==> flow/design.v <==
`timescale 1ns/10ps
module CannyEdge(dAddrRegRow, dAddrRegCol, bWE, bCE, InData, OutData,
	OPMode, bOPEnable, dReadReg, dWriteReg,	tclk, rst_b);
	input 	[2:0]				dAddrRegRow, dAddrRegCol;
	input						bWE, bCE;
	input 	[8-1:0] 	InData;
	output	[8-1:0] 	OutData;
	reg		[8-1:0] 	OutData;
	input 	[2:0]				OPMode;
	input 						bOPEnable;
	input 	[3:0]				dReadReg, dWriteReg;
	input						tclk, rst_b;
	reg 	[8-1:0]	regX[0:24];	 
	reg 	[8-1:0]	regY6;		 
	reg 	[8-1:0]	regZ[0:12];	 
	wire	[5:0]			wIdx = dAddrRegRow*3'd5 + dAddrRegCol;	 
	wire	[8-1:0]	gf[0:24];	 
	reg 	[8-1:0]	Out_gf, Out_gradient, Out_direction, Out_bThres;
	parameter		dThresHigh = 15;
	parameter		dThresLow = 10;
	parameter		dWidth = 200;
	parameter		dHeight = 200;
	reg			[14:0]	tpSum;
	reg			[1:0]	IntSignal;
	reg signed [31:0]	Gx, Gy, fGx, fGy;
	reg signed	[1:0]	dx, dy;
	integer	k;
	assign gf[0] =1;  assign gf[1] =3;  assign gf[2] =4;  assign gf[3] =3;  assign gf[4] =1;
	assign gf[5] =3;  assign gf[6] =7;  assign gf[7] =10; assign gf[8] =7;  assign gf[9] =3;
	assign gf[10]=4;  assign gf[11]=10; assign gf[12]=16; assign gf[13]=10; assign gf[14]=4;
	assign gf[15]=3;  assign gf[16]=7;  assign gf[17]=10; assign gf[18]=7;  assign gf[19]=3;
	assign gf[20]=1;  assign gf[21]=3;  assign gf[22]=4;  assign gf[23]=3;  assign gf[24]=1;
	always @(posedge tclk or negedge rst_b)
	begin
		if(!rst_b) begin
			IntSignal <= 2'b00;
		end
		else if(bCE==1'b0 && bWE==1'b0) 
		begin
			if(dWriteReg == 0)
				regX[wIdx] <= InData;
			else if(dWriteReg == 1) begin
				if(wIdx == 6)
					regY6 <= InData;
			end
			else if(dWriteReg == 2) begin
				if(wIdx <= 12)
					regZ[wIdx] <= InData;
			end
		end
		else if(bCE==1'b0 && bWE==1'b1)
		begin
			if(dReadReg == 0)
				OutData <= Out_gf;
			else if(dReadReg == 1)
				OutData <= Out_gradient;
			else if(dReadReg == 2)
				OutData <= Out_direction;
			else if(dReadReg == 3)
				OutData <= Out_gradient;
			else if(dReadReg == 4)
				OutData <= Out_bThres;
			else
				OutData <= OutData;
		end
		else
		begin
			if(bOPEnable==1'b0)
			begin
				if(OPMode == 0)
				begin
					if(IntSignal == 2'b00)	begin
						tpSum <= (gf[0]*regX[0]+gf[1]*regX[1]+gf[2]*regX[2]+gf[3]*regX[3]+gf[4]*regX[4]+gf[5]*regX[5]+gf[6]*regX[6]+gf[7]*regX[7]+gf[8]*regX[8]+gf[9]*regX[9]+gf[10]*regX[10]+gf[11]*regX[11]+gf[12]*regX[12]+gf[13]*regX[13]+gf[14]*regX[14]+gf[15]*regX[15]+gf[16]*regX[16]+gf[17]*regX[17]+gf[18]*regX[18]+gf[19]*regX[19]+gf[20]*regX[20]+gf[21]*regX[21]+gf[22]*regX[22]+gf[23]*regX[23]+gf[24]*regX[24]);
						IntSignal <= 2'b01;
					end
					else if(IntSignal == 2'b01) begin
						Out_gf <= tpSum >> 7;				 
					end
					else begin
						Out_gf <= Out_gf;
						IntSignal <= IntSignal;
					end
				end
				else if(OPMode == 1)
				begin
					if(IntSignal == 2'b00)	begin
						Gx <= -regX[0]-2*regX[5]-regX[10]+regX[2]+2*regX[7]+regX[12];
						Gy <= +regX[0]+2*regX[1]+regX[2]-regX[10]-2*regX[11]-regX[12];
						IntSignal <= 2'b01;
					end
					else if(IntSignal == 2'b01) begin
						if(Gx >= 0 && Gy >= 0)
							Out_gradient <= (Gx+Gy)/8;
						else if(Gx < 0 && Gy >=0)
							Out_gradient <= (-Gx+Gy)/8;
						else if(Gx >= 0 && Gy < 0)
							Out_gradient <= (Gx-Gy)/8;
						else if(Gx < 0 && Gy < 0)
							Out_gradient <= (-Gx-Gy)/8;
						else
							Out_gradient <= Out_gradient;
						IntSignal <= 2'b10;
					end	
					else if(IntSignal == 2'b10) begin
						if(Gy < 0)
						begin
							fGx <= -Gx;
							fGy <= -Gy;
						end
						else
						begin
							fGx <= Gx;
							fGy <= Gy;
						end
						IntSignal <= 2'b11;
					end
					else if(IntSignal == 2'b11) begin
						if(fGx >=0)
						begin
							if(fGy <= fGx>>1)  
								Out_direction <= 0;
							else if(fGy > fGx>>1 && fGy <= fGx*25/10)  
								Out_direction <= 45;
							else if(fGy > fGx*25/10)
								Out_direction <= 90;
							else
								Out_direction <= Out_direction;
						end
						else  
						begin
							if(fGy <= -fGx>>1)
								Out_direction <= 0;
							else if(fGy > -fGx>>1 && fGy <= -fGx*25/10)
								Out_direction <= 135;
							else if(fGy > -fGx*25/10)
								Out_direction <= 90;
							else
								Out_direction <= Out_direction;
						end
						IntSignal <= IntSignal;
					end
				end
				else if(OPMode == 2)
				begin
					if(IntSignal == 2'b00) begin
						if(regY6 == 0) begin
							dx <= 1;
							dy <= 0;
						end
						else if(regY6 == 45) begin
							dx <= -1;
							dy <= 1;
						end
						else if(regY6 == 90) begin
							dx <= 0;
							dy <= 1;
						end
						else if(regY6 == 135) begin
							dx <= 1;
							dy <= 1;
						end
						else begin
							dx <= 0; 
							dy <= 0; 
						end
						IntSignal <= 2'b01;
					end
					else if(IntSignal == 2'b01) begin
						if(regX[6] < regX[6-5*dy-dx] | regX[6] < regX[6+5*dy+dx])
							regX[6] <= 0;
						IntSignal <= IntSignal;
						Out_gradient <= regX[6];
					end
				end
				else if(OPMode == 3)
				begin
					if(IntSignal == 2'b00) begin
						if(regY6 == 0) begin
							dx <= 1;
							dy <= 0;
						end
						else if(regY6 == 45) begin
							dx <= -1;
							dy <= 1;
						end
						else if(regY6 == 90) begin
							dx <= 0;
							dy <= 1;
						end
						else if(regY6 == 135) begin
							dx <= 1;
							dy <= 1;
						end
						else begin
							dx <= 0; 
							dy <= 0; 
						end
						IntSignal <= 2'b01;
					end	
					else if(IntSignal == 2'b01) begin
						if(regX[6] >= dThresHigh)		 
							Out_bThres <= 1;
						else if(regX[6] <= dThresLow)	 
							Out_bThres <= 0;
						else							 
						begin
							if(regX[6-5*dy-dx] >= dThresHigh || regX[6+5*dy+dx] >= dThresHigh)
								Out_bThres <= 1;
							else if(regZ[6-5*dy-dx] == 1 || regZ[6+5*dy+dx] == 1)
								Out_bThres <= 1;
							else
								Out_bThres <= 0;
						end
						IntSignal <= IntSignal;
					end
				end
			end	
			else  
				IntSignal <= 2'b00;
		end  
	end
endmodule
[Step by step through the tools: CannyEdge]
Tool output for the design above before and after an edit, in the order of the flow.
Lines under "original" count in the file above, lines under "edited" in the edited file.
"difference" is "edited" less "original", of the values as shown; "relative change" is that difference over "original", in percent.
Operators carry their Yosys type and port widths (W data, S select, Z words).
Library cell names are shortened.
Not given: -
Set-up
  top: CannyEdge
  clock port: tclk
  cell library: sky130hd
  timing corner: tt_025C_1v80

[Diff]
The edit as a unified diff against the file above.
The edit is scripted: it alters the design's behaviour and was not made to optimise anything.
begin of diff
@@ -1,5 +1,5 @@
 `timescale 1ns/10ps
 module CannyEdge(dAddrRegRow, dAddrRegCol, bWE, bCE, InData, OutData,
-	OPMode, bOPEnable, dReadReg, dWriteReg,	tclk, rst_b);
+	OPMode, bOPEnable, dReadReg_in, dWriteReg,	tclk, rst_b);
 	input 	[2:0]				dAddrRegRow, dAddrRegCol;
 	input						bWE, bCE;
@@ -9,6 +9,8 @@
 	input 	[2:0]				OPMode;
 	input 						bOPEnable;
-	input 	[3:0]				dReadReg, dWriteReg;
+	input 	[3:0]				dReadReg_in, dWriteReg;
 	input						tclk, rst_b;
+	reg [3:0] dReadReg;
+	always @(posedge tclk) dReadReg <= dReadReg_in;
 	reg 	[8-1:0]	regX[0:24];	 
 	reg 	[8-1:0]	regY6;		 
end of diff

[Word level]
Counts by Yosys on the flattened word-level netlist (proc, flatten, opt, wreduce). Print and check cells are left out. Cells with the same type and inputs are merged into one.
Word-level totals
  input bits: original 30, edited 30, difference 0, relative change 0.00%
  register bits after elaboration: original 501, edited 505, difference +4, relative change +0.80%
  word-level cells: original 509, edited 510, difference +1, relative change +0.20%
  output and inout bits: original 8, edited 8, difference 0, relative change 0.00%
Cells by class
  order comparisons: original 20, edited 20, difference 0, relative change 0.00%
  add/sub/neg operators: original 51, edited 51, difference 0, relative change 0.00%
  reductions and logical operators: original 83, edited 83, difference 0, relative change 0.00%
  muxes and demuxes: original 126, edited 126, difference 0, relative change 0.00%
  bitwise logic cells: original 18, edited 18, difference 0, relative change 0.00%
  multiply operators: original 20, edited 20, difference 0, relative change 0.00%
  equal/unequal tests: original 136, edited 136, difference 0, relative change 0.00%
  divide/modulo/power cells: original 2, edited 2, difference 0, relative change 0.00%
Unchanged operator kinds not shown: 92.

[Logic depth]
Longest topological path by Yosys (ltp), each cell counted once; first at word level (registers and memories cut), then after technology mapping (sequential cells cut; the memories' decode and read muxes count).
Depth
  word-level depth: original 35, edited 35, difference 0, relative change 0.00%
  ABC_AREA: original 0, edited 0
  mapped depth: original 89, edited 91, difference +2, relative change +2.25%
  gate-level depth less buffers: original 78, edited 82, difference +4, relative change +5.13%

[After synthesis]
Yosys stat after the flow's synthesis: flattened, memories mapped to cells. It holds for the ABC_AREA given above (unset counts as 0); a run with the other value may have another netlist.
Synthesis totals
  sequential area (um^2): original 14144.8, edited 14224.9, difference +80.1, relative change +0.57%
  mapped flip-flops: original 472, edited 476, difference +4, relative change +0.85%
  buffers: original 216, edited 191, difference -25, relative change -11.57%
  standard cells after synthesis: original 6662, edited 6338, difference -324, relative change -4.86%
  chip area (Yosys) (um^2): original 62326.0, edited 59918.7, difference -2407.3, relative change -3.86%
Cells by type
  nand2_1: original 408, edited 354, difference -54, relative change -13.24%
  o21ai_0: original 295, edited 250, difference -45, relative change -15.25%
  mux2i_1: original 67, edited 34, difference -33, relative change -49.25%
  xnor2_1: original 326, edited 296, difference -30, relative change -9.20%
  clkbuf_1: original 96, edited 119, difference +23, relative change +23.96%
  a22oi_1: original 49, edited 71, difference +22, relative change +44.90%
  xor2_1: original 136, edited 157, difference +21, relative change +15.44%
  nand3_1: original 163, edited 143, difference -20, relative change -12.27%
  clkbuf_8: original 40, edited 20, difference -20, relative change -50.00%
  a21o_2: original 26, edited 6, difference -20, relative change -76.92%
  o211ai_1: original 42, edited 59, difference +17, relative change +40.48%
  a211oi_1: original 58, edited 42, difference -16, relative change -27.59%
  nor3_1: original 151, edited 136, difference -15, relative change -9.93%
  nand4_1: original 124, edited 110, difference -14, relative change -11.29%
  and2_2: original 17, edited 3, difference -14, relative change -82.35%
  o21bai_1: original 29, edited 42, difference +13, relative change +44.83%
  and2_1: original 38, edited 26, difference -12, relative change -31.58%
  nor2_1: original 501, edited 491, difference -10, relative change -2.00%
Unchanged cell types not shown: 29.
Not every row of either side is listed.

[Timing after synthesis]
Source: OpenSTA report_checks on the synthesized netlist (no wires, ideal clock, input and output delay 20% of the period each), path of least setup slack; recovery checks are left aside. Register names are those of the netlist, which keeps one name where synthesis merged equal registers.
Path post-synthesis
  kind: original register to register, edited register to register
  start point: original register fGx[2], edited register fGx[1]
  end point: original register Out_direction[2], edited register Out_direction[2]
  path buffers: original 6, edited 2, difference -4, relative change -66.67%
  launch time at the first pin (ns): original 0.000, edited 0.000, difference 0.000
  required time (ns): original 29.738, edited 29.738, difference 0.000, relative change 0.00%
  setup slack (ns): original 11.837, edited 12.356, difference +0.519
  stages: original 81, edited 83, difference +2, relative change +2.47%
  library setup time (ns): original 0.262, edited 0.262, difference 0.000
  delay of the path (ns): original 18.163, edited 17.644, difference -0.519, relative change -2.86%
  arrival time (ns): original 17.901, edited 17.382, difference -0.519, relative change -2.90%
  period (ns): original 30.0, edited 30.0, difference 0.0, relative change 0.00%
  synthesis period reached (ns): original 18.163, edited 17.644, difference -0.519, relative change -2.86%
"delay of the path" = arrival - input delay + setup time.
"stages" counts driving pins, that of a launching flip-flop among them; a cell with two outputs on the path counts twice.
"synthesis period reached" = period - worst setup slack (recovery checks aside). The figure is calculated, with input and output delays left at 20% of the set period.
The rows between start and end are the longest chain of elaborated cells between them; the timing report does not say that the signal goes this way. Where chains are equally long, one stands for them.
Each line given opens the expression or statement behind the cell; cells for indexed reads and writes are added by Yosys, which also makes memories of some case tables.
At most two assigning lines are given for a register; there are more.
original: The path ends at the data pin of a flip-flop with enable; ways to the enable are not counted.
Between the ends, post-synthesis, original
  path through: edfxtp_1 -> inv_1 -> ha_1 -> inv_1 -> fa_1 -> inv_1 -> ha_1 -> ha_1 -> fa_1 -> a21oi_1 -> nor4b_1 -> or4b_4 -> a21o_1 -> or3_1 -> or3_4 -> or4_4 -> buf_6 -> nor4_1 -> [45 not listed] -> or3_1 -> buf_4 -> o31ai_2 -> xnor2_1 -> ha_1 -> nor2b_1 -> o21ai_0 -> nand2b_1 -> a21oi_1 -> nor2b_1 -> o21ai_0 -> nand2b_1 -> a21oi_1 -> nand2_1 -> a2111oi_0 -> o211ai_1 -> nor2b_1 -> or2_2
  length of the longest elaborated chain: 8
  elaborated cells on any way between the ends: 23
  those cells by class: add/sub: 1; mul: 2; div: 2; compare: 9; mux: 7; reduce/logical: 2
Ends and longest elaborated chain, post-synthesis, original
  start: declaration: RTL line 25  | reg signed [31:0] Gx, Gy, fGx, fGy;
  start: assignment: RTL line 107  | fGx <= -Gx;
  start: assignment: RTL line 112  | fGx <= Gx;
  $neg A32 Y32: RTL line 135  | else if(fGy > -fGx*25/10)
  $mul A32 B6 Y32: RTL line 135
  $div A32 B5 Y32: RTL line 135
  $gt A32 B32 Y1: RTL line 135
  $mux W8: RTL line 135
  $mux W8: RTL line 133  | else if(fGy > -fGx>>1 && fGy <= -fGx*25/10)
  $mux W8: RTL line 131  | if(fGy <= -fGx>>1)
  $mux W8: RTL line 118  | if(fGx >=0)
  end: assignment: RTL line 127  | Out_direction <= Out_direction;
  end: assignment: RTL line 138  | Out_direction <= Out_direction;
  end: declaration: RTL line 18  | reg [8-1:0] Out_gf, Out_gradient, Out_direction, Out_bThres;
edited: The path ends at the data pin of a flip-flop with enable; ways to the enable are not counted.
Between the ends, post-synthesis, edited
  path through: edfxtp_1 -> inv_1 -> ha_1 -> nor2b_1 -> nand2_1 -> xnor2_1 -> inv_1 -> fa_1 -> inv_1 -> ha_1 -> ha_1 -> inv_1 -> fa_1 -> nand2b_2 -> a211oi_1 -> o21ai_0 -> a21oi_1 -> xor2_1 -> [47 not listed] -> o21ai_0 -> nand2b_1 -> a21oi_1 -> nor2b_1 -> o21ai_0 -> nand2b_1 -> a21oi_1 -> nor2b_1 -> o21ai_0 -> nand2_1 -> a21oi_1 -> nor2b_1 -> o21ai_0 -> o2111ai_1 -> xnor2_1 -> nand2_1 -> nor2b_1 -> or2_2
  length of the longest elaborated chain: 8
  elaborated cells on any way between the ends: 23
  those cells by class: add/sub: 1; mul: 2; div: 2; compare: 9; mux: 7; reduce/logical: 2
Ends and longest elaborated chain, post-synthesis, edited
  start: declaration: RTL line 27  | reg signed [31:0] Gx, Gy, fGx, fGy;
  start: assignment: RTL line 109  | fGx <= -Gx;
  start: assignment: RTL line 114  | fGx <= Gx;
  $neg A32 Y32: RTL line 137  | else if(fGy > -fGx*25/10)
  $mul A32 B6 Y32: RTL line 137
  $div A32 B5 Y32: RTL line 137
  $gt A32 B32 Y1: RTL line 137
  $mux W8: RTL line 137
  $mux W8: RTL line 135  | else if(fGy > -fGx>>1 && fGy <= -fGx*25/10)
  $mux W8: RTL line 133  | if(fGy <= -fGx>>1)
  $mux W8: RTL line 120  | if(fGx >=0)
  end: assignment: RTL line 129  | Out_direction <= Out_direction;
  end: assignment: RTL line 140  | Out_direction <= Out_direction;
  end: declaration: RTL line 20  | reg [8-1:0] Out_gf, Out_gradient, Out_direction, Out_bThres;

[Worst path after layout]
From the final timing report of each run of pair 1: the path of least setup slack in the routed layout; clock arrival at registers is part of the times.
Path post-layout
  kind: original register to register, edited register to register
  start point: original register fGx[1], edited register fGx[2]
  end point: original register Out_direction[2], edited register Out_direction[2]
  arrival time (ns): original 22.06, edited 22.16, difference +0.10, relative change +0.45%
  library setup time (ns): original 0.25, edited 0.25, difference 0.00
  launch time at the first pin (ns): original 0.66, edited 0.66, difference 0.00, relative change 0.00%
  setup slack (ns): original 1.93, edited 1.83, difference -0.10
  period (ns): original 23.6, edited 23.6, difference 0.0, relative change 0.00%
  required time (ns): original 23.99, edited 24.00, difference +0.01, relative change +0.04%
  path buffers: original 1, edited 0, difference -1, relative change -100.00%
  stages: original 77, edited 71, difference -6, relative change -7.79%
The rows between start and end are the longest chain of elaborated cells between them; the timing report does not say that the signal goes this way. Where chains are equally long, one stands for them.
At most two assigning lines are given for a register; there are more.
original: The path ends at the data pin of a flip-flop with enable; ways to the enable are not counted.
Between the ends, post-layout, original
  path through: edfxtp_1 -> inv_1 -> ha_1 -> and4b_1 -> nand4_1 -> nor2_1 -> nand2_1 -> xnor2_1 -> inv_1 -> ha_1 -> inv_1 -> fa_1 -> inv_1 -> ha_1 -> ha_1 -> a21oi_1 -> o21ai_0 -> a21o_2 -> [41 not listed] -> a41oi_1 -> inv_1 -> ha_1 -> and3_1 -> nand2_1 -> o21ai_0 -> a41o_2 -> ha_1 -> nand4_1 -> nor4_1 -> nor3_1 -> o21ai_0 -> a21oi_1 -> xnor2_1 -> a21oi_1 -> buf_4 -> nor2_1 -> or2_2
  length of the longest elaborated chain: 8
  elaborated cells on any way between the ends: 23
  those cells by class: add/sub: 1; mul: 2; div: 2; compare: 9; mux: 7; reduce/logical: 2
Ends and longest elaborated chain, post-layout, original
  start: declaration: RTL line 25  | reg signed [31:0] Gx, Gy, fGx, fGy;
  start: assignment: RTL line 107  | fGx <= -Gx;
  start: assignment: RTL line 112  | fGx <= Gx;
  $neg A32 Y32: RTL line 135  | else if(fGy > -fGx*25/10)
  $mul A32 B6 Y32: RTL line 135
  $div A32 B5 Y32: RTL line 135
  $gt A32 B32 Y1: RTL line 135
  $mux W8: RTL line 135
  $mux W8: RTL line 133  | else if(fGy > -fGx>>1 && fGy <= -fGx*25/10)
  $mux W8: RTL line 131  | if(fGy <= -fGx>>1)
  $mux W8: RTL line 118  | if(fGx >=0)
  end: assignment: RTL line 127  | Out_direction <= Out_direction;
  end: assignment: RTL line 138  | Out_direction <= Out_direction;
  end: declaration: RTL line 18  | reg [8-1:0] Out_gf, Out_gradient, Out_direction, Out_bThres;
edited: The path ends at the data pin of a flip-flop with enable; ways to the enable are not counted.
Between the ends, post-layout, edited
  path through: edfxtp_1 -> clkinv_1 -> ha_1 -> nor2b_1 -> nand3_1 -> xnor2_1 -> ha_1 -> ha_1 -> a21o_1 -> ha_1 -> ha_1 -> a211oi_1 -> o211ai_2 -> and3b_2 -> a2111oi_2 -> nand3_1 -> nor4_1 -> nand2_1 -> [35 not listed] -> a21oi_1 -> or2_2 -> ha_1 -> nand4_2 -> o41ai_2 -> xor2_1 -> ha_1 -> nor2b_1 -> o21ai_0 -> nand2b_1 -> a21oi_1 -> nor2b_1 -> o211ai_1 -> o2111ai_1 -> xnor2_1 -> nand2_1 -> nor2b_1 -> or2_2
  length of the longest elaborated chain: 8
  elaborated cells on any way between the ends: 23
  those cells by class: add/sub: 1; mul: 2; div: 2; compare: 9; mux: 7; reduce/logical: 2
Ends and longest elaborated chain, post-layout, edited
  start: declaration: RTL line 27  | reg signed [31:0] Gx, Gy, fGx, fGy;
  start: assignment: RTL line 109  | fGx <= -Gx;
  start: assignment: RTL line 114  | fGx <= Gx;
  $neg A32 Y32: RTL line 137  | else if(fGy > -fGx*25/10)
  $mul A32 B6 Y32: RTL line 137
  $div A32 B5 Y32: RTL line 137
  $gt A32 B32 Y1: RTL line 137
  $mux W8: RTL line 137
  $mux W8: RTL line 135  | else if(fGy > -fGx>>1 && fGy <= -fGx*25/10)
  $mux W8: RTL line 133  | if(fGy <= -fGx>>1)
  $mux W8: RTL line 120  | if(fGx >=0)
  end: assignment: RTL line 129  | Out_direction <= Out_direction;
  end: assignment: RTL line 140  | Out_direction <= Out_direction;
  end: declaration: RTL line 20  | reg [8-1:0] Out_gf, Out_gradient, Out_direction, Out_bThres;

[Layout results]
Runs of the flow (Yosys, OpenROAD) on both versions; the two runs of a pair have the same settings. The constraints put input and output delay at 20% of the set period each and load the outputs with 0.01 pF.
Flow settings, pair 1
  CORE_UTILIZATION: 40
  period_ns: 23.6
  CAP_MARGIN: 20
  CORE_MARGIN: 2
  SLEW_MARGIN: 20
Final reports, pair 1
  post-route worst hold slack (ns): original 0.423, edited 0.419, difference -0.004
  area of the synthesized netlist (um^2): original 62326.0, edited 59918.7, difference -2407.3, relative change -3.86%
  std-cell area (final layout) (um^2): original 66709.0, edited 64524.4, difference -2184.6, relative change -3.27%
  die footprint (um^2): original 158990.0, edited 152908.0, difference -6082.0, relative change -3.83%
  achieved period (ns): original 21.668, edited 21.766, difference +0.098, relative change +0.45%
  final setup TNS (ns): original 0.000, edited 0.000, difference 0.000
  total design power (µW): original 2912, edited 2865, difference -47, relative change -1.61%
  lowest setup slack (ns): original 1.932, edited 1.834, difference -0.098
Flow settings, pair 2
  ABC_AREA: 1
  CAP_MARGIN: 5
  CELL_PAD_IN_SITES_DETAIL_PLACEMENT: 0
  CELL_PAD_IN_SITES_GLOBAL_PLACEMENT: 1
  CORE_UTILIZATION: 62
  CTS_CLUSTER_DIAMETER: 120
  GPL_ROUTABILITY_DRIVEN: 1
  PLACE_DENSITY_LB_ADDON: 0.05
  SETUP_SLACK_MARGIN: 3.46
  SLEW_MARGIN: 10
  period_ns: 21.8
  CORE_MARGIN: 2
Final reports, pair 2
  post-route worst hold slack (ns): original 0.421, edited 0.427, difference +0.006
  area of the synthesized netlist (um^2): original 59499.6, edited 59595.9, difference +96.3, relative change +0.16%
  std-cell area (final layout) (um^2): original 70490.1, edited 70331.2, difference -158.9, relative change -0.23%
  die footprint (um^2): original 98461.0, edited 98618.0, difference +157.0, relative change +0.16%
  achieved period (ns): original 18.843, edited 18.401, difference -0.442, relative change -2.35%
  final setup TNS (ns): original 0.000, edited 0.000, difference 0.000
  lowest setup slack (ns): original 2.957, edited 3.399, difference +0.442
"achieved period" = clock period - worst setup slack. The figure is calculated, with input and output delays left at 20% of the set period.
"total design power" rests on the timing tool's default activity at the inputs, not on a simulated workload.
